==> flow/design.v <==
module dht11_reader (
  input rst_n,           
  input wire en,         
  input wire clk,        
  output reg [7:0] humidity,
  output reg [7:0] temperature,
  output wire data_ready
);
  reg [31:0] counter;    
  assign data_ready = 1'b0;
  always @(posedge clk or negedge rst_n) begin
    if (!rst_n) begin
      humidity <= 8'h28;
      temperature <= 8'h21;
      counter <= 0;
    end else if (en) begin
      counter <= counter + 1;
      if (counter >= 3_000_000) begin  
        counter <= 0;
        if (temperature < 35) begin
          temperature <= temperature + 1;
        end else begin
          temperature <= 30;
        end
        if (humidity < 45) begin
          humidity <= humidity + 1;
        end else begin
          humidity <= 40;
        end
      end
    end
  end
endmodule
module uart_tx(
  input  wire clk,               
  input  wire rst_n,             
  input  wire tx_start,          
  input  wire [7:0] tx_data,     
  output reg tx,                 
  output reg tx_done,            
  output reg tx_busy             
);
  parameter CLK_FREQ = 1_000_000;  
  parameter BAUD_RATE = 9600;
  localparam BIT_PERIOD = CLK_FREQ / BAUD_RATE;  
  reg [3:0] bit_index;      
  reg [15:0] clk_count;     
  reg [9:0] tx_shift_reg;   
  always @(posedge clk or negedge rst_n) begin
    if (!rst_n) begin
      tx <= 1;           
      tx_busy <= 0;
      bit_index <= 0;
      clk_count <= 0;
      tx_done <= 0;
    end else begin
      if (tx_start && !tx_busy) begin
        tx_shift_reg <= {1'b1, tx_data, 1'b0};  
        tx_busy <= 1'b1;
        bit_index <= 0;
        clk_count <= 0;
        tx_done <= 0;
      end
      if (tx_busy) begin
        if (clk_count < BIT_PERIOD - 1) begin
          clk_count <= clk_count + 1;
        end else begin
          clk_count <= 0;
          tx <= tx_shift_reg[bit_index];  
          bit_index <= bit_index + 1;
          if (bit_index == 9) begin
            tx_busy <= 1'b0;  
            tx_done <= 1;
          end
        end
      end
    end
  end
endmodule
module uart_rx (
  input wire clk,              
  input wire rst_n,            
  input wire rx,               
  output reg [7:0] data_out,   
  output reg rx_busy,          
  output reg done              
);
  parameter CLK_FREQ = 1_000_000;                  
  parameter BAUD_RATE = 9600;
  localparam BIT_PERIOD = CLK_FREQ / BAUD_RATE;    
  reg [9:0] rx_shift_reg;    
  reg [3:0] bit_index;       
  reg [15:0] clk_count;      
  always @(posedge clk or negedge rst_n) begin
    if (!rst_n) begin
      rx_busy <= 0;
      clk_count <= 0;
      bit_index <= 0;
      done <= 1'b0;  
    end else begin
      if (!rx_busy && !rx) begin
        rx_busy <= 1'b1;
        done <= 1'b0;
        clk_count <= BIT_PERIOD / 2;  
        bit_index <= 0;
      end
      if (rx_busy) begin
        if (clk_count < BIT_PERIOD - 1) begin
          clk_count <= clk_count + 1;
        end else begin
          clk_count <= 0;
          rx_shift_reg[bit_index] <= rx;  
          bit_index <= bit_index + 1;
          if (bit_index == 9) begin
            if (rx == 1'b1) begin  
              rx_busy <= 1'b0;
              done <= 1'b1;  
              data_out <= rx_shift_reg[8:1];  
            end else begin
              rx_busy <= 1'b0;  
              done <= 1'b0;
            end
          end
        end
      end else begin
        if (done) begin
          done <= 1'b0;  
        end
      end
    end
  end
endmodule
module uart_string(
  input wire clk_1Mhz,
  input wire rst_n,
  input wire [7: 0] temperature, 
  input wire [7: 0] humidity, 
  input wire rx,
  output wire tx,
  input wire en_tx,
  output reg tx_msg_done,
  input wire fan_state,
  input wire hum_state,
  output reg [7:0] chr_cmd,
  output reg [7:0] chr_val0,
  output reg [7:0] chr_val1,
  output reg       rx_msg_done   
);
  localparam SEND_INTERVAL = 1_000_000;  
  localparam IDLE = 2'b00, LOAD = 2'b01, TRANSMIT = 2'b10, DONE = 2'b11;
  wire tx_done, rx_done;
  reg [3:0] tx_index;   
  reg [7:0] tx_data;
  reg send_start;
  reg [31:0] timer_count;  
  wire tx_busy;
  reg [7:0] tx_msg [0:8];  
  reg [1:0] TX_STATE;
  always @(posedge clk_1Mhz or negedge rst_n) begin
    if (!rst_n) begin
      tx_msg[0] <= 8'h53;  
      tx_msg[1] <= 8'h3A;  
      tx_msg[2] <= 8'h30;  
      tx_msg[3] <= 8'h30;  
      tx_msg[4] <= 8'h30;  
      tx_msg[5] <= 8'h30;  
      tx_msg[6] <= 8'h30;  
      tx_msg[7] <= 8'h30;  
      tx_msg[8] <= 8'h2F;  
      tx_msg_done <= 1'b0;
      tx_index <= 0;
      send_start <= 1'b0;
      timer_count <= 0;
      TX_STATE <= IDLE;
    end else if (en_tx) begin
      case (TX_STATE)
        IDLE: begin
          tx_msg_done <= 1'b0;  
          if (!tx_busy) begin
            if (timer_count == SEND_INTERVAL) begin
              timer_count <= 0;
              TX_STATE <= LOAD;
            end else begin
              timer_count <= timer_count + 1;
            end
          end
        end
        LOAD: begin
          if (tx_index == 0) begin
            tx_msg[2] <= temperature / 10 + 8'h30;
            tx_msg[3] <= temperature % 10 + 8'h30;
            tx_msg[4] <= humidity / 10 + 8'h30;
            tx_msg[5] <= humidity % 10 + 8'h30;
            tx_msg[6] <= fan_state ? 8'h31 : 8'h30;  
            tx_msg[7] <= hum_state ? 8'h31 : 8'h30;  
          end
          tx_data <= tx_msg[tx_index];  
          send_start <= 1'b1;           
          TX_STATE <= TRANSMIT;
        end
        TRANSMIT: begin
          if (tx_done) begin
            send_start <= 1'b0;         
            if (tx_index < 8) begin
              tx_index <= tx_index + 1;
              TX_STATE <= LOAD;        
            end else begin
              tx_index <= 0;
              TX_STATE <= DONE;        
            end
          end
        end
        DONE: begin
          tx_msg_done <= 1'b1;          
          TX_STATE <= IDLE;            
        end
      endcase
    end
  end
  wire [7:0] rx_data;
  wire rx_busy;
  reg [5:0] RX_STATE;
  always @(posedge clk_1Mhz or negedge rst_n) begin
    if (!rst_n) begin
      RX_STATE <= 0;       
      rx_msg_done <= 1'b0;    
    end else if (!rx_busy && rx_done) begin
      case (RX_STATE)
        0: begin
          if (rx_data == 8'h41 || rx_data == 8'h42 || rx_data == 8'h43
              || rx_data == 8'h44 || rx_data == 8'h4C) begin
            RX_STATE <= 1;
            chr_cmd <= rx_data;
            rx_msg_done <= 1'b0;
          end else begin
            RX_STATE <= 0;  
          end
        end
        1: begin
          if ((rx_data >= 8'h30 && rx_data <= 8'h39) || rx_data == 8'h2D) begin  
            RX_STATE <= 2;
            chr_val0 <= rx_data;
          end
        end
        2: begin
          if (rx_data == 8'h3A) begin  
            RX_STATE <= 3;
          end
        end
        3: begin
          if (rx_data >= 8'h30 && rx_data <= 8'h39) begin  
            RX_STATE <= 4;
            chr_val1 <= rx_data;
          end
        end
        4: begin
          if (rx_data == 8'h0A || rx_data == 8'h2A || rx_data == 8'h2F) begin
            rx_msg_done <= 1'b1;
            RX_STATE <= 0;
          end
        end
      endcase
    end
    else if (rx_busy && !rx_done) begin
      rx_msg_done <= 1'b0;
    end
  end
  uart_tx uart_tx_inst(
    .clk(clk_1Mhz),
    .rst_n(rst_n),
    .tx_start(send_start),
    .tx_data(tx_data),
    .tx(tx),
    .tx_busy(tx_busy),
    .tx_done(tx_done)
  );
  uart_rx uart_rx_inst (
    .clk(clk_1Mhz),
    .rst_n(rst_n),
    .rx(rx),
    .data_out(rx_data),
    .rx_busy(rx_busy),
    .done(rx_done)
  );
endmodule
module i2c_writeframe(
    input       clk_1MHz,                
    input       rst_n,                   
    input       en_write,                
    input       start_frame,             
    input       stop_frame,              
    input [7:0] data,                    
    input       sda_in,                  
    output      sda_oe,                  
    output reg  scl,                     
    output      done,                    
    output reg  sda_en                   
);
    localparam  DELAY       = 10;        
    reg [20:0]  cnt;                     
    reg         cnt_clr;                 
    localparam  WaitEn      = 0,         
                PreStart    = 1,         
                Start       = 2,         
                AfterStart  = 3,         
                PreWrite    = 4,         
                WriteLow    = 5,         
                WriteHigh   = 6,         
                WriteDone   = 7,         
                WaitAck     = 8,         
                Ack1        = 9,         
                Ack2        = 10,        
                AckDone     = 11,        
                PreStop     = 12,        
                Stop        = 13,        
                Done        = 14;        
    reg [3:0]   state, next_state;
    reg [3:0]   bit_cnt;                 
    wire [2:0]  bit_idx = bit_cnt - 1'b1;    
    reg         sda_out;                 
    assign sda_oe = sda_en & ~sda_out;
    always @(posedge clk_1MHz, negedge rst_n) begin
        if (!rst_n)
            cnt <= 21'd0;
        else if (cnt_clr)
            cnt <= 21'd0;
        else
            cnt <= cnt + 1'b1;
    end
    always @(posedge clk_1MHz, negedge rst_n) begin
        if (!rst_n)
            state <= WaitEn;
        else
            state <= next_state;
    end
    always @(*) begin
        if (!rst_n)
            next_state = WaitEn;             
        else begin
            case (state)
                WaitEn:     next_state = en_write ? (start_frame ? PreStart : PreWrite) : WaitEn;
                PreStart:   next_state = (cnt == DELAY) ? Start : PreStart;
                Start:      next_state = (cnt == DELAY) ? AfterStart : Start;
                AfterStart: next_state = (cnt == DELAY) ? WriteLow : AfterStart;
                PreWrite:   next_state = (cnt == DELAY) ? WriteLow : PreWrite;
                WriteLow:   next_state = (cnt == DELAY) ? WriteHigh : WriteLow;
                WriteHigh:  next_state = (cnt == DELAY && bit_cnt == 4'd8) ? WriteDone : ((cnt == DELAY) ? WriteLow : WriteHigh);
                WriteDone:  next_state = (cnt == DELAY) ? WaitAck : WriteDone;
                WaitAck:    next_state = (sda_in == 1'b0) ? Ack1 : WaitAck;
                Ack1:       next_state = (cnt == DELAY) ? Ack2 : Ack1;
                Ack2:       next_state = (cnt == DELAY) ? AckDone : Ack2;
                AckDone:    next_state = (cnt == DELAY) ? (stop_frame ? PreStop : Done) : AckDone;
                PreStop:    next_state = (cnt == DELAY) ? Stop : PreStop;
                Stop:       next_state = (cnt == DELAY) ? Done : Stop;
                Done:       next_state = WaitEn;
                default:    next_state = WaitEn;
            endcase
        end
    end   
    always @(posedge clk_1MHz, negedge rst_n) begin
        if (!rst_n) begin                    
            sda_en  <= 1'b1;
            sda_out <= 1'b1;
            scl     <= 1'b1;
            cnt_clr <= 1'b1;
        end else begin
            case (state)
                WaitEn: begin
                    sda_en  <= 1'b1;         
                    cnt_clr <= 1'b1;         
                end
                PreStart: begin
                    sda_out <= 1'b1;                                 
                    scl     <= 1'b1;        
                    cnt_clr <= (cnt == DELAY-1) ? 1'b1 : 1'b0;       
                end
                Start: begin
                    sda_out <= 1'b0;                                 
                    cnt_clr <= (cnt == DELAY-1) ? 1'b1 : 1'b0;       
                end
                AfterStart: begin
                    scl     <= 1'b0;                                 
                    cnt_clr <= (cnt == DELAY-1) ? 1'b1 : 1'b0;       
                end
                PreWrite: begin
                    cnt_clr <= (cnt == DELAY-1) ? 1'b1 : 1'b0;       
                end
                WriteLow: begin
                    scl     <= 1'b0;                                 
                    sda_out <= data[3'd7-bit_idx];                   
                    cnt_clr <= (cnt == DELAY-1) ? 1'b1 : 1'b0;       
                end
                WriteHigh: begin
                    scl     <= 1'b1;                                 
                    cnt_clr <= (cnt == DELAY-1) ? 1'b1 : 1'b0;       
                end
                WriteDone: begin
                    scl     <= 1'b0;                                 
                    sda_en  <= 1'b0;                                 
                    cnt_clr <= (cnt == DELAY-1) ? 1'b1 : 1'b0;       
                end
                WaitAck: begin
                    cnt_clr <= 1'b1;                                 
                end
                Ack1: begin
                    scl     <= 1'b1;                                 
                    cnt_clr <= (cnt == DELAY-1) ? 1'b1 : 1'b0;       
                end
                Ack2: begin
                    scl     <= 1'b0;                                 
                    cnt_clr <= (cnt == DELAY-1) ? 1'b1 : 1'b0;       
                end
                AckDone: begin      
                    cnt_clr <= (cnt == DELAY-1) ? 1'b1 : 1'b0;       
                end
                PreStop: begin
                    scl     <= 1'b1;                                 
                    cnt_clr <= (cnt == DELAY-1) ? 1'b1 : 1'b0;       
                end   
                Stop: begin
                    sda_en  <= 1'b1;                                 
                    sda_out <= 1'b1;                                 
                    cnt_clr <= (cnt == DELAY-1) ? 1'b1 : 1'b0;       
                end
                Done: begin
                    cnt_clr <= 1'b1;                                 
                end
            endcase
        end
    end
    always @(posedge clk_1MHz, negedge rst_n) begin
        if (!rst_n)
            bit_cnt <= 4'd0;
        else begin
            case (state)
                WriteLow:   bit_cnt <= (cnt == 1'b0) ? bit_cnt + 1'b1 : bit_cnt;     
                WaitEn:     bit_cnt <= 4'd0;
                Done:       bit_cnt <= 4'd0;
                default:    bit_cnt <= bit_cnt;
            endcase
        end
    end
    assign done = (state == Done);
endmodule
module lcd_write_cmd_data(
    input       clk_1MHz,                    
    input       rst_n,                       
    input [7:0] data,                        
    input       cmd_data,                    
    input       ena,                         
    input [6:0] i2c_addr,                    
    input       sda_in,                      
    output      sda_oe,                      
    output      scl,                         
    output      done,                        
    output      sda_en
);
    localparam  DELAY               = 50;    
    reg [20:0]  cnt;                         
    reg         cnt_clr;                     
    localparam  WaitEn              = 0,     
                Write_Addr          = 1,     
                Wait_AddrDone       = 2,     
                Write_HighNibble1   = 3,     
                Wait_High1Done      = 4,     
                Delay_CMD1          = 5,     
                Write_HighNibble2   = 6,     
                Wait_High2Done      = 7,     
                Write_LowNibble1    = 8,     
                Wait_Low1Done       = 9,     
                Delay_CMD2          = 10,    
                Write_LowNibble2    = 11,    
                Wait_Low2Done       = 12,    
                Done                = 13;    
    reg [3:0]   state, next_state;
    reg         en_write;                    
    wire        en_i2cwrite = en_write;
    wire        i2c_done;                    
    reg [7:0]   i2c_data;                    
    reg         start_frame;                 
    reg         stop_frame;                  
    always @(posedge clk_1MHz, negedge rst_n) begin
        if (!rst_n)
            cnt <= 21'd0;
        else if (cnt_clr)
            cnt <= 21'd0;
        else
            cnt <= cnt + 1'b1;
    end
    always @(posedge clk_1MHz, negedge rst_n) begin
        if (!rst_n)
            state <= WaitEn;
        else
            state <= next_state;
    end
    always @(*) begin
        if (!rst_n)
            next_state = WaitEn;                 
        else begin
            case (state)
                WaitEn:             next_state = ena ? Write_Addr : WaitEn;
                Write_Addr:         next_state = Wait_AddrDone;
                Wait_AddrDone:      next_state = i2c_done ? Write_HighNibble1 : Wait_AddrDone;
                Write_HighNibble1:  next_state = Wait_High1Done;
                Wait_High1Done:     next_state = i2c_done ? Delay_CMD1 : Wait_High1Done;
                Delay_CMD1:         next_state = (cnt == DELAY) ? Write_HighNibble2 : Delay_CMD1;
                Write_HighNibble2:  next_state = Wait_High2Done;
                Wait_High2Done:     next_state = i2c_done ? Write_LowNibble1 : Wait_High2Done;
                Write_LowNibble1:   next_state = Wait_Low1Done;
                Wait_Low1Done:      next_state = i2c_done ? Delay_CMD2 : Wait_Low1Done;
                Delay_CMD2:         next_state = (cnt == DELAY) ? Write_LowNibble2 : Delay_CMD2;
                Write_LowNibble2:   next_state = Wait_Low2Done;
                Wait_Low2Done:      next_state = i2c_done ? Done : Wait_Low2Done;
                Done:               next_state = WaitEn;
                default:            next_state = WaitEn;
            endcase
        end
    end
    always @(posedge clk_1MHz, negedge rst_n) begin
        if (!rst_n) begin                    
            i2c_data <= 8'd0;
            en_write <= 1'b0;
            cnt_clr  <= 1'b1;
        end else begin
            case (state)
                WaitEn: begin
                    i2c_data    <= 8'd0;
                    en_write    <= 1'b0;
                    cnt_clr     <= 1'b1;
                end
                Write_Addr: begin
                    start_frame <= 1'b1;                 
                    stop_frame  <= 1'b0;
                    i2c_data    <= {i2c_addr, 1'b0};     
                    en_write    <= 1'b1;                 
                end
                Wait_AddrDone: begin
                    en_write    <= 1'b0;                 
                end
                Write_HighNibble1: begin
                    start_frame <= 1'b0;
                    stop_frame  <= 1'b0;
                    i2c_data    <= (data & 8'hF0) | 8'h0C | cmd_data;
                    en_write    <= 1'b1;                 
                end
                Wait_High1Done: begin
                    en_write    <= 1'b0;                 
                end
                Delay_CMD1: begin
                    cnt_clr     <= 1'b0;                 
                end
                Write_HighNibble2: begin
                    start_frame <= 1'b0;
                    stop_frame  <= 1'b0;
                    i2c_data    <= ((data & 8'hF0) | 8'h0C | cmd_data) & 8'hFB;
                    en_write    <= 1'b1;                 
                    cnt_clr     <= 1'b1;                 
                end
                Wait_High2Done: begin
                    en_write    <= 1'b0;                 
                end
                Write_LowNibble1: begin              
                    start_frame <= 1'b0;
                    stop_frame  <= 1'b0;
                    i2c_data    <= ((data & 8'h0F) << 4) | 8'h0C | cmd_data;
                    en_write    <= 1'b1;                
                end
                Wait_Low1Done: begin
                    en_write    <= 1'b0;                 
                end
                Delay_CMD2: begin
                    cnt_clr     <= 1'b0;                 
                end
                Write_LowNibble2: begin
                    start_frame <= 1'b0;
                    stop_frame  <= 1'b1;                 
                    i2c_data    <= (((data & 8'h0F) << 4) | 8'h0C | cmd_data) & 8'hFB;
                    en_write    <= 1'b1;                 
                    cnt_clr     <= 1'b1;                 
                end
                Wait_Low2Done: begin
                    en_write    <= 1'b0;                 
                end
            endcase
        end
    end
    assign done = (state == Done);
    i2c_writeframe i2c_writframe_inst(
        .clk_1MHz   (clk_1MHz),
        .rst_n      (rst_n),
        .en_write   (en_i2cwrite),
        .start_frame(start_frame),
        .stop_frame (stop_frame),
        .data       (i2c_data),
        .sda_in     (sda_in),
        .sda_oe     (sda_oe),
        .scl        (scl),
        .done       (i2c_done),
        .sda_en     (sda_en)
    );
endmodule
module lcd_display(
    input           clk_1MHz,                
    input           rst_n,                   
    input           ena,                     
    input           done_write,              
    input  [127:0]  row1,                    
    input  [127:0]  row2,                    
    output reg[7:0] data,                    
    output          cmd_data,                
    output reg      ena_write,               
    output          busy                     
);
    localparam  DELAY           = 50;        
    localparam  WaitEn          = 0,
                Write           = 1,
                WaitWrite       = 2,
                WaitDelay       = 3,
                Done            = 4;
    reg [2:0]   state, next_state;          
    reg [20:0]  cnt;                         
    reg         cnt_clr;                     
    wire [7:0]  cmd_data_array [0:39];
    assign cmd_data_array[0]    = 8'h02;     
    assign cmd_data_array[1]    = 8'h28;     
    assign cmd_data_array[2]    = 8'h0C;     
    assign cmd_data_array[3]    = 8'h06;     
    assign cmd_data_array[4]    = 8'h01;     
    assign cmd_data_array[5]    = 8'h80;     
    assign cmd_data_array[22]   = 8'hC0;     
    assign cmd_data_array[39]   = 8'h00;     
    generate
        genvar i;
        for (i = 1; i < 17; i=i+1) begin: for_name
            assign cmd_data_array[22-i] = row1[(i*8)-1:i*8-8];       
            assign cmd_data_array[39-i] = row2[(i*8)-1:i*8-8];       
        end
    endgenerate
    reg [5:0]   ptr;                         
    assign cmd_data = (ptr <= 6'd6 || ptr == 6'd23) ? 1'b0 : 1'b1;   
    assign busy = ~(state == WaitEn);
    always @(posedge clk_1MHz, negedge rst_n) begin
        if (!rst_n)
            cnt <= 21'd0;
        else if (cnt_clr)
            cnt <= 21'd0;
        else 
            cnt <= cnt + 1'b1;
    end
    always @(posedge clk_1MHz, negedge rst_n) begin
        if (!rst_n)
            state <= WaitEn;
        else
            state <= next_state;
    end
    always @(*) begin
        if (!rst_n)
            next_state = WaitEn;
        else begin
            case (state)
                WaitEn:     next_state = ena ? Write : WaitEn;
                Write:      next_state = WaitWrite;
                WaitWrite:  next_state = done_write ? WaitDelay : WaitWrite;
                WaitDelay:  next_state = (ptr == 6'd39) ? Done : ((cnt == DELAY) ? Write : WaitDelay);
                Done:       next_state = WaitEn;
                default:    next_state = WaitEn;
            endcase
        end
    end
    always @(posedge clk_1MHz, negedge rst_n) begin
        if (!rst_n) begin
            cnt_clr    <= 1'b1;
            ena_write  <= 1'b0;            
        end else begin
            case (state)
                WaitEn: begin
                    cnt_clr    <= 1'b1;                  
                    ena_write  <= 1'b0;                  
                end
                Write: begin
                    cnt_clr    <= 1'b1;                  
                    data       <= cmd_data_array[ptr];   
                    ena_write  <= 1'b1;                  
                end
                WaitWrite: begin
                    ena_write  <= 1'b0;                  
                end
                WaitDelay: begin
                    cnt_clr    <= 1'b0;
                end
            endcase
        end
    end
    always @(posedge clk_1MHz, negedge rst_n) begin
        if (!rst_n)
            ptr <= 6'd0;
        else if (state == WaitEn)
            ptr <= 6'd0;
        else if (state == Write)
            ptr <= ptr + 1'b1;
        else
            ptr <= ptr;
    end
endmodule
module lcd_16x2(
  input           clk_1MHz,
  input           rst_n,
  input           lcd_ena,
  input [127:0]   row1,
  input [127:0]   row2,
  output          busy,
  output          scl,
  input           sda_in,
  output          sda_oe,
  output          lcd_done
);
  localparam      i2c_addr = 7'h27;
  wire [7:0]      data;
  wire            cmd_data;
  wire            ena_write;
  lcd_display lcd_display_inst(
    .clk_1MHz           (clk_1MHz),
    .rst_n              (rst_n),
    .ena                (lcd_ena),
    .done_write         (lcd_done),
    .row1               (row1),
    .row2               (row2),
    .data               (data),
    .cmd_data           (cmd_data),
    .ena_write          (ena_write),
    .busy               (busy)
  );
  lcd_write_cmd_data lcd_write_cmd_data_inst(
    .clk_1MHz           (clk_1MHz),
    .rst_n              (rst_n),
    .data               (data),
    .cmd_data           (cmd_data),
    .ena                (ena_write),
    .i2c_addr           (i2c_addr),
    .sda_in             (sda_in),
    .sda_oe             (sda_oe),
    .scl                (scl),
    .done               (lcd_done)
  );
endmodule
module logic_controller(
  input   wire            clk,        
  input   wire            rst_n,
  input   wire  [7: 0]    temperature,
  input   wire  [7: 0]    humidity,
  output  reg             dht_en,
  input   wire            dht_data_ready,
  input   wire  [7:0]     chr_cmd,
  input   wire  [7:0]     chr_val0,
  input   wire  [7:0]     chr_val1,
  input   wire            rx_msg_done,
  input   wire            tx_msg_done,
  output  reg             en_tx,
  output  reg             lcd_en,    
  input   wire            lcd_done,  
  output  reg   [127:0]   lcd_row1,  
  output  reg   [127:0]   lcd_row2,  
  output  reg             led_fan,       
  output  reg             led_hum       
);
  localparam INTERVAL = 500_000;  
  integer interval_counter;
  reg [6:0] max_temp, min_temp, min_hum, max_hum;  
  reg [7:0] temp_tens, temp_units, humi_tens, humi_units;
  reg tick;  
  reg rx_msg_done_reg;
  always @(posedge clk or negedge rst_n) begin
    if (!rst_n) begin
      tick <= 1'b0;
      rx_msg_done_reg <= 1'b0;
      interval_counter <= 0;
      en_tx <= 1'b0;
      temp_tens <= 8'h00;
      temp_units <= 8'h00;
      humi_tens <= 8'h00;
      humi_units <= 8'h00;
      max_temp <= 34;  
      min_temp <= 1;  
      min_hum <= 42;  
      max_hum <= 63;  
      dht_en <= 1'b0;
      lcd_row1 <= "  Cold Storage  ";
      lcd_row2 <= "     Welcome    ";
      lcd_en <= 1'b1;
      led_fan <= 1'b0;
      led_hum <= 1'b0;
    end else begin
      if (lcd_done && lcd_en) begin
        lcd_en <= 1'b0;
      end
      if (interval_counter == INTERVAL) begin
        interval_counter <= 0;
        tick <= ~tick;
        if (tick) begin
          if (!dht_en) begin
            dht_en <= 1'b1;
          end
          en_tx <= 1'b1;
          update_leds();
          update_lcd();
        end else begin
          dht_en <= 1'b0;
        end
      end else begin
        interval_counter <= interval_counter + 1;
      end
      if (rx_msg_done && !rx_msg_done_reg) begin
        rx_msg_done_reg <= 1'b1;
        update_settings();
        if (chr_cmd != 8'h4C) begin  
          update_leds();
        end
      end else if (!rx_msg_done) begin
        rx_msg_done_reg <= 1'b0;
      end
      if (dht_en && dht_data_ready) begin
        dht_en <= 1'b0;
      end
      if (en_tx && tx_msg_done) begin
        en_tx <= 1'b0;
      end
    end
  end
  task update_settings;
    begin
      if (chr_cmd == 8'h4C) begin  
        led_fan <= (chr_val0 == 8'h31);  
        led_hum <= (chr_val1 == 8'h31);  
      end else if (chr_cmd == 8'h41) begin  
        if (chr_val0 == 8'h2D) begin  
          max_temp <= -1 * ((chr_val1 - 8'h30) * 10);
        end else begin
          max_temp <= ((chr_val0 - 8'h30) * 10) + (chr_val1 - 8'h30);
        end
      end else if (chr_cmd == 8'h42) begin  
        if (chr_val0 == 8'h2D) begin  
          min_temp <= -1 * ((chr_val1 - 8'h30) * 10);
        end else begin
          min_temp <= ((chr_val0 - 8'h30) * 10) + (chr_val1 - 8'h30);
        end
      end else if (chr_cmd == 8'h43) begin  
        if (chr_val0 == 8'h2D) begin  
          max_hum <= -1 * ((chr_val1 - 8'h30) * 10);
        end else begin
          max_hum <= ((chr_val0 - 8'h30) * 10) + (chr_val1 - 8'h30);
        end
      end else if (chr_cmd == 8'h44) begin  
        if (chr_val0 == 8'h2D) begin  
          min_hum <= -1 * ((chr_val1 - 8'h30) * 10);
        end else begin
          min_hum <= ((chr_val0 - 8'h30) * 10) + (chr_val1 - 8'h30);
        end
      end
      uart_rx_to_lcd();
    end
  endtask
  task update_leds;
    begin
      if (temperature > max_temp) begin
        led_fan <= 1'b1;  
      end else if (temperature < min_temp) begin
        led_fan <= 1'b0;  
      end else begin
        led_fan <= 1'b0;  
      end
      if (humidity < max_hum) begin
        led_hum <= 1'b1;  
      end else if (humidity > min_hum) begin
        led_hum <= 1'b0;  
      end else begin
        led_hum <= 1'b0;  
      end
    end
  endtask
  task update_lcd;
    begin
      temp_tens <= (temperature / 10) + 8'h30;   
      temp_units <= (temperature % 10) + 8'h30;  
      humi_tens <= (humidity / 10) + 8'h30;    
      humi_units <= (humidity % 10) + 8'h30;   
      if (temperature < 10) begin
        lcd_row1 <= { "Temp: 0", temp_units, " C      " };  
      end else begin
        lcd_row1 <= { "Temp: ", temp_tens, temp_units, " C      " };  
      end
      if (humidity < 10) begin
        lcd_row2 <= { "Humi: 0", humi_units, "%       " };   
      end else begin
        lcd_row2 <= { "Humi: ", humi_tens, humi_units, "%       " };   
      end
      lcd_en <= 1'b1;
    end
  endtask
  task uart_rx_to_lcd;
    begin
      lcd_row1 <= {"RX: ", chr_cmd, chr_val0, chr_val1, "         "};
      lcd_row2 <= {"Tem:", temp_tens, temp_units, "C Hum:", humi_tens, humi_units, "% "};
      interval_counter <= 0;  
      lcd_en <= 1'b1;
    end
  endtask
endmodule
module top_coldstorage(
  input         clk,           
  input         rst_n,         
  output        led_fan,       
  output        led_hum,       
  input         sda_lcd_in,
  output        sda_lcd_oe,
  output        scl_lcd,
  input         rx,
  output        tx
);
  wire clk_1MHz = clk;
  wire [127:0] lcd_row1, lcd_row2;
  wire lcd_en, lcd_done;
  wire [7:0] temperature, humidity;
  wire dht_en, dht_data_ready;
  wire [7:0] chr_cmd, chr_val0, chr_val1;
  wire rx_msg_done, en_tx, tx_msg_done;
  logic_controller logic_controller_inst(
    .clk(clk_1MHz),
    .rst_n(rst_n),
    .temperature(temperature),
    .humidity(humidity),
    .dht_en(dht_en),
    .dht_data_ready(dht_data_ready),
    .chr_cmd(chr_cmd),
    .chr_val0(chr_val0),
    .chr_val1(chr_val1),
    .en_tx(en_tx),
    .rx_msg_done(rx_msg_done),
    .tx_msg_done(tx_msg_done),
    .lcd_en(lcd_en),
    .lcd_done(lcd_done),
    .lcd_row1(lcd_row1),
    .lcd_row2(lcd_row2),
    .led_fan(led_fan),
    .led_hum(led_hum)
  );
  dht11_reader dht11_reader_inst(
    .clk(clk_1MHz),
    .rst_n(rst_n),
    .en(dht_en),
    .temperature(temperature),
    .humidity(humidity),
    .data_ready(dht_data_ready)
  );
  uart_string uart_string_inst(
    .clk_1Mhz(clk_1MHz),
    .rst_n(rst_n),
    .temperature(temperature),
    .humidity(humidity),
    .en_tx(en_tx),
    .tx_msg_done(tx_msg_done),
    .tx(tx),
    .rx(rx),
    .fan_state(led_fan),
    .hum_state(led_hum),
    .chr_cmd(chr_cmd),
    .chr_val0(chr_val0),
    .chr_val1(chr_val1),
    .rx_msg_done(rx_msg_done)
  );
  lcd_16x2 lcd_16x2_inst(
    .clk_1MHz(clk_1MHz),
    .rst_n(rst_n),
    .lcd_ena(lcd_en),
    .row1(lcd_row1),
    .row2(lcd_row2),
    .lcd_done(lcd_done),
    .sda_in(sda_lcd_in),
    .sda_oe(sda_lcd_oe),
    .scl(scl_lcd)
  );  
endmodule
; ---- Reports on top_coldstorage
; Tool output for the design above before and after an edit, in the order of the flow.
; "orig" refers to lines of the RTL above, "edited" to lines of the edited file.
; "diff": "edited" minus "orig" as printed here. "change_rel_pct": 100 x difference / "orig".
; Operators: Yosys type, input widths -> output width; for muxes data width and select width s.
; Cell names lack the library's common part.
; A cell with n/a has no value.
[inputs]
top_module = top_coldstorage
clock = clk
cell_library = sky130hd
pvt_corner = tt_025C_1v80

; ---- The edit
; Unified diff, file above to edited file.
; This change comes from a script, not from a designer. The edited design behaves differently; no optimisation was intended.
; begin of diff
@@ -832,5 +832,5 @@
         led_fan <= (chr_val0 == 8'h31);  
         led_hum <= (chr_val1 == 8'h31);  
-      end else if (chr_cmd == 8'h41) begin  
+      end else if (chr_cmd != 8'h41) begin  
         if (chr_val0 == 8'h2D) begin  
           max_temp <= -1 * ((chr_val1 - 8'h30) * 10);
; end of diff

; ---- Word-level counts
; Yosys after proc, flatten, opt, wreduce and memory -nomap, before mapping. Print and check cells are not counted.
[bits]
columns = element, orig, edited, diff, change_rel_pct
row1 = regBits, 697, 697, 0, 0.00
row2 = input_bits, 4, 4, 0, 0.00
row3 = elab_cells, 495, 495, 0, 0.00
[op_classes]
columns = element, orig, edited, diff, change_rel_pct
row1 = addsub, 25, 25, 0, 0.00
row2 = multipliers, 3, 3, 0, 0.00
row3 = div, 4, 4, 0, 0.00
row4 = compare, 13, 13, 0, 0.00
row5 = eq_ne, 123, 123, 0, 0.00
row6 = shift, 4, 4, 0, 0.00
row7 = n_mux, 146, 146, 0, 0.00
row8 = bitwise, 14, 14, 0, 0.00
row9 = reduce_and_logical, 95, 95, 0, 0.00
[op_table]
columns = operator, orig, edited, diff, change_rel_pct
row1 = $eq 8x7->1 const B, 9, 8, -1, -11.11
row2 = $ne 8x7->1 const B, 1, 2, 1, 100.00
; Operator kinds equal on both sides are left out: 108.

; ---- Logic depth
; Longest topological path by Yosys (ltp), each cell counted once; first at word level (registers and memories cut), then after technology mapping (sequential cells cut; the memories' decode and read muxes count).
[logic_depth]
columns = element, orig, edited, diff, change_rel_pct
row1 = word_depth, 8, 8, 0, 0.00
row2 = abc_area, 0, 0, n/a, n/a
row3 = mapped_depth, 22, 21, -1, -4.55
row4 = mapped_depth_nobuf, 20, 18, -2, -10.00

; ---- After synthesis
; Source: synth_stat.txt of the flow (Yosys; design flattened, memories mapped). It holds for the ABC_AREA given above (unset counts as 0); a run with the other value may have another netlist.
[mapped]
columns = element, orig, edited, diff, change_rel_pct
row1 = cells, 2909, 2838, -71, -2.44
row2 = synth_area_um2, 27254.9, 27010.9, -244.0, -0.90
row3 = sequential_area_um2, 13520.5, 13520.5, 0.0, 0.00
row4 = flip_flops, 524, 524, 0, 0.00
row5 = n_buf, 141, 148, 7, 4.96
[types]
columns = type, orig, edited, diff, change_rel_pct
row1 = nand2_1, 404, 358, -46, -11.39
row2 = nor2_1, 322, 299, -23, -7.14
row3 = mux2_2, 10, 26, 16, 160.00
row4 = nor3_1, 56, 41, -15, -26.79
row5 = nand4_1, 38, 51, 13, 34.21
row6 = a32oi_1, 16, 4, -12, -75.00
row7 = a21oi_1, 149, 138, -11, -7.38
row8 = nand3_1, 129, 120, -9, -6.98
row9 = o22ai_1, 9, 17, 8, 88.89
row10 = inv_1, 110, 103, -7, -6.36
row11 = nand2b_1, 23, 16, -7, -30.43
row12 = clkbuf_1, 120, 126, 6, 5.00
row13 = mux2i_1, 17, 11, -6, -35.29
row14 = nor4b_1, 9, 15, 6, 66.67
row15 = o21ai_0, 213, 208, -5, -2.35
row16 = a22o_1, 17, 22, 5, 29.41
row17 = and2_1, 33, 37, 4, 12.12
row18 = or3_1, 26, 30, 4, 15.38
; Cell types equal on both sides are left out: 19.
; Not every row of either side is listed.
; The figures by module come from a second, unflattened synthesis with its own total; it is not the netlist above.
[unflattened]
columns = element, orig, edited, diff, change_rel_pct
row1 = hier_cells, 3556, 3527, -29, -0.82
row2 = hier_area_um2, 32218.4, 32034.5, -183.9, -0.57
; Rows give one instance, submodules left out.
[modules_orig]
columns = module, instances, cells, mod_area_um2
row1 = logic_controller, 1, 1310, 11228.3
row2 = uart_string, 1, 724, 6576.3
row3 = lcd_display, 1, 577, 4409.2
row4 = dht11_reader, 1, 265, 2531.2
row5 = i2c_writeframe, 1, 223, 2252.2
row6 = lcd_write_cmd_data, 1, 198, 2125.8
row7 = uart_rx, 1, 149, 1750.4
row8 = uart_tx, 1, 108, 1337.5
row9 = lcd_16x2, 1, 2, 7.5
row10 = top_coldstorage, 1, 0, 0.0
[modules_edited]
columns = module, instances, cells, mod_area_um2
row1 = logic_controller, 1, 1281, 11044.3
row2 = uart_string, 1, 724, 6576.3
row3 = lcd_display, 1, 577, 4409.2
row4 = dht11_reader, 1, 265, 2531.2
row5 = i2c_writeframe, 1, 223, 2252.2
row6 = lcd_write_cmd_data, 1, 198, 2125.8
row7 = uart_rx, 1, 149, 1750.4
row8 = uart_tx, 1, 108, 1337.5
row9 = lcd_16x2, 1, 2, 7.5
row10 = top_coldstorage, 1, 0, 0.0

; ---- Timing after synthesis
; Source: OpenSTA report_checks on the synthesized netlist (no wires, ideal clock, input and output delay 20% of the period each), path of least setup slack; recovery checks are left aside. Register names are those of the netlist, which keeps one name where synthesis merged equal registers.
[synth_timing]
columns = element, orig, edited, diff, change_rel_pct
row1 = kind, reg2reg, reg2reg, n/a, n/a
row2 = start, register dht11_reader_inst.humidity[5], register dht11_reader_inst.temperature[5], n/a, n/a
row3 = end, register logic_controller_inst.humi_units[6], register uart_string_inst.tx_msg[3][6], n/a, n/a
row4 = period_ns, 10.0, 10.0, 0.0, 0.00
row5 = setup_time_ns, 0.125, 0.119, -0.006, n/a
row6 = arrival_ns, 4.675, 4.275, -0.400, -8.56
row7 = required_ns, 9.875, 9.881, 0.006, 0.06
row8 = setup_slack_ns, 5.200, 5.606, 0.406, n/a
row9 = delay_ns, 4.800, 4.394, -0.406, -8.46
row10 = driving_pins, 23, 20, -3, -13.04
row11 = n_path_buf, 2, 2, 0, 0.00
row12 = period_less_setup_slack_ns, 4.8, 4.394, -0.406, -8.46
; "delay_ns" = arrival - input delay + setup time.
; "driving_pins" counts driving pins, that of a launching flip-flop among them; a cell with two outputs on the path counts twice.
; "period_less_setup_slack_ns" is the clock period less the worst setup slack; recovery checks do not enter. This is arithmetic on one report: input and output delays are still those of the set period (20% each).
; Between the ends stands the longest chain of elaborated cells between them, by number of cells; it is not shown to be the way that was timed. Of several equally long chains one is given.
; Each line given opens the expression or statement behind the cell; cells for indexed reads and writes are added by Yosys, which also makes memories of some case tables.
; A register here has more assigning lines than the two given.
[synth_via_orig]
path_cell_list = dfstp_2 -> clkbuf_1 -> nor2_1 -> inv_1 -> ha_1 -> nand2b_1 -> o21ai_0 -> a211oi_1 -> a211o_1 -> a211oi_1 -> buf_2 -> mux2i_1 -> xor2_1 -> o311a_1 -> inv_1 -> a22oi_1 -> a31oi_1 -> ha_1 -> xnor2_1 -> xnor2_1 -> xnor2_1 -> xnor2_1 -> mux2_2
elab_chain_cells = 2
[synth_rtl_orig]
columns = element, line
row1 = start: declaration, 5  ; output reg [7:0] humidity,
row2 = start: assignment, 13  ; humidity <= 8'h28;
row3 = start: assignment, 26  ; humidity <= humidity + 1;
row4 = $mod 8x4->32, 885  ; humi_units <= (humidity % 10) + 8'h30;
row5 = $add 8x6->8, 885
row6 = end: assignment, 781  ; humi_units <= 8'h00;
row7 = end: declaration, 769  ; reg [7:0] temp_tens, temp_units, humi_tens, humi_units;
[synth_via_edited]
path_cell_list = dfstp_2 -> buf_2 -> nor2_1 -> inv_1 -> ha_1 -> buf_2 -> nor2b_2 -> o21ai_0 -> a311o_1 -> maj3_1 -> mux2i_1 -> a311o_1 -> nand4_1 -> nor3b_2 -> a21oi_1 -> ha_1 -> xnor2_1 -> o221ai_1 -> o41a_1 -> o21a_1
elab_chain_cells = 2
[synth_rtl_edited]
columns = element, line
row1 = start: declaration, 6  ; output reg [7:0] temperature,
row2 = start: assignment, 14  ; temperature <= 8'h21;
row3 = start: assignment, 21  ; temperature <= temperature + 1;
row4 = $mod 8x4->32, 191  ; tx_msg[3] <= temperature % 10 + 8'h30;
row5 = $add 8x6->8, 191
row6 = end: assignment, 164  ; tx_msg[3] <= 8'h30;
row7 = end: assignment, 191
row8 = end: declaration, 157  ; reg [7:0] tx_msg [0:8];

; ---- Path in the finished layout
; From the final timing report of the runs of set A: the path of least setup slack in the routed layout; clock arrival at registers is part of the times.
[layout_timing]
columns = element, orig, edited, diff, change_rel_pct
row1 = kind, reg2reg, reg2reg, n/a, n/a
row2 = start, register dht11_reader_inst.humidity[5], register dht11_reader_inst.temperature[5], n/a, n/a
row3 = end, register uart_string_inst.tx_msg[5][6], register uart_string_inst.tx_msg[3][6], n/a, n/a
row4 = period_ns, 5.41, 5.41, 0.00, 0.00
row5 = setup_time_ns, 0.11, 0.11, 0.00, n/a
row6 = arrival_ns, 5.51, 5.47, -0.04, -0.73
row7 = required_ns, 5.93, 5.93, 0.00, 0.00
row8 = setup_slack_ns, 0.41, 0.46, 0.05, n/a
row9 = driving_pins, 22, 19, -3, -13.64
row10 = n_path_buf, 1, 0, -1, -100.00
; Between the ends stands the longest chain of elaborated cells between them, by number of cells; it is not shown to be the way that was timed. Of several equally long chains one is given.
; A register here has more assigning lines than the two given.
[layout_via_orig]
path_cell_list = dfstp_2 -> nor2_1 -> inv_1 -> ha_1 -> nand2b_1 -> o21ai_1 -> a211oi_1 -> a211o_1 -> a211oi_1 -> buf_4 -> mux2i_1 -> xor2_1 -> o311a_1 -> inv_1 -> a22oi_1 -> a31oi_1 -> ha_1 -> xnor2_1 -> xnor2_1 -> xnor2_1 -> xnor2_1 -> mux2_2
elab_chain_cells = 2
[layout_rtl_orig]
columns = element, line
row1 = start: declaration, 5  ; output reg [7:0] humidity,
row2 = start: assignment, 13  ; humidity <= 8'h28;
row3 = start: assignment, 26  ; humidity <= humidity + 1;
row4 = $mod 8x4->32, 193  ; tx_msg[5] <= humidity % 10 + 8'h30;
row5 = $add 8x6->8, 193
row6 = end: assignment, 166  ; tx_msg[5] <= 8'h30;
row7 = end: assignment, 193
row8 = end: declaration, 157  ; reg [7:0] tx_msg [0:8];
[layout_via_edited]
path_cell_list = dfstp_2 -> nor2_1 -> inv_1 -> ha_1 -> nor2b_2 -> o21ai_0 -> a311o_1 -> o2111ai_1 -> nor2_1 -> a31o_2 -> a221oi_2 -> nand3b_1 -> nor3b_2 -> a21oi_1 -> ha_1 -> xnor2_1 -> o221ai_1 -> o41a_1 -> o21a_1
elab_chain_cells = 2
[layout_rtl_edited]
columns = element, line
row1 = start: declaration, 6  ; output reg [7:0] temperature,
row2 = start: assignment, 14  ; temperature <= 8'h21;
row3 = start: assignment, 21  ; temperature <= temperature + 1;
row4 = $mod 8x4->32, 191  ; tx_msg[3] <= temperature % 10 + 8'h30;
row5 = $add 8x6->8, 191
row6 = end: assignment, 164  ; tx_msg[3] <= 8'h30;
row7 = end: assignment, 191
row8 = end: declaration, 157  ; reg [7:0] tx_msg [0:8];

; ---- Layout results
; Both versions went through the flow (Yosys, OpenROAD) with the same settings in each pair. Constraints: input delay and output delay 20% of the set period each, output load 0.01 pF.
[flow_settings_set_A]
CORE_UTILIZATION = 40
period_ns = 5.41
CAP_MARGIN = 20
CORE_MARGIN = 2
SLEW_MARGIN = 20
[measured_set_A]
columns = element, orig, edited, diff, change_rel_pct
row1 = yosys.chip_area_um2, 27254.9, 27010.9, -244.0, -0.90
row2 = die_footprint_um2, 70240.9, 69622.1, -618.8, -0.88
row3 = layout_stdcell_area_um2, 30017.5, 29841.1, -176.4, -0.59
row4 = ws_setup_ns, 0.412, 0.459, 0.047, n/a
row5 = achievedPeriod_ns, 4.998, 4.951, -0.047, -0.94
[flow_settings_set_B]
ABC_AREA = 1
CORE_MARGIN = 2
CORE_UTILIZATION = 31
CTS_CLUSTER_DIAMETER = 328
CTS_CLUSTER_SIZE = 80
GPL_ROUTABILITY_DRIVEN = 1
PLACE_DENSITY = 0.53
TNS_END_PERCENT = 95
period_ns = 8.08
CAP_MARGIN = 20
SLEW_MARGIN = 20
[measured_set_B]
columns = element, orig, edited, diff, change_rel_pct
row1 = yosys.chip_area_um2, 26995.9, 26775.7, -220.2, -0.82
row2 = die_footprint_um2, 89460.8, 88741.4, -719.4, -0.80
row3 = layout_stdcell_area_um2, 28807.6, 28511.1, -296.5, -1.03
row4 = ws_setup_ns, 3.686, 4.036, 0.350, n/a
row5 = hold_worst_slack_ns, 0.415, 0.360, -0.055, n/a
row6 = achievedPeriod_ns, 4.394, 4.044, -0.350, -7.97
; "achievedPeriod_ns" = clock period - worst setup slack. The figure is calculated, with input and output delays left at 20% of the set period.
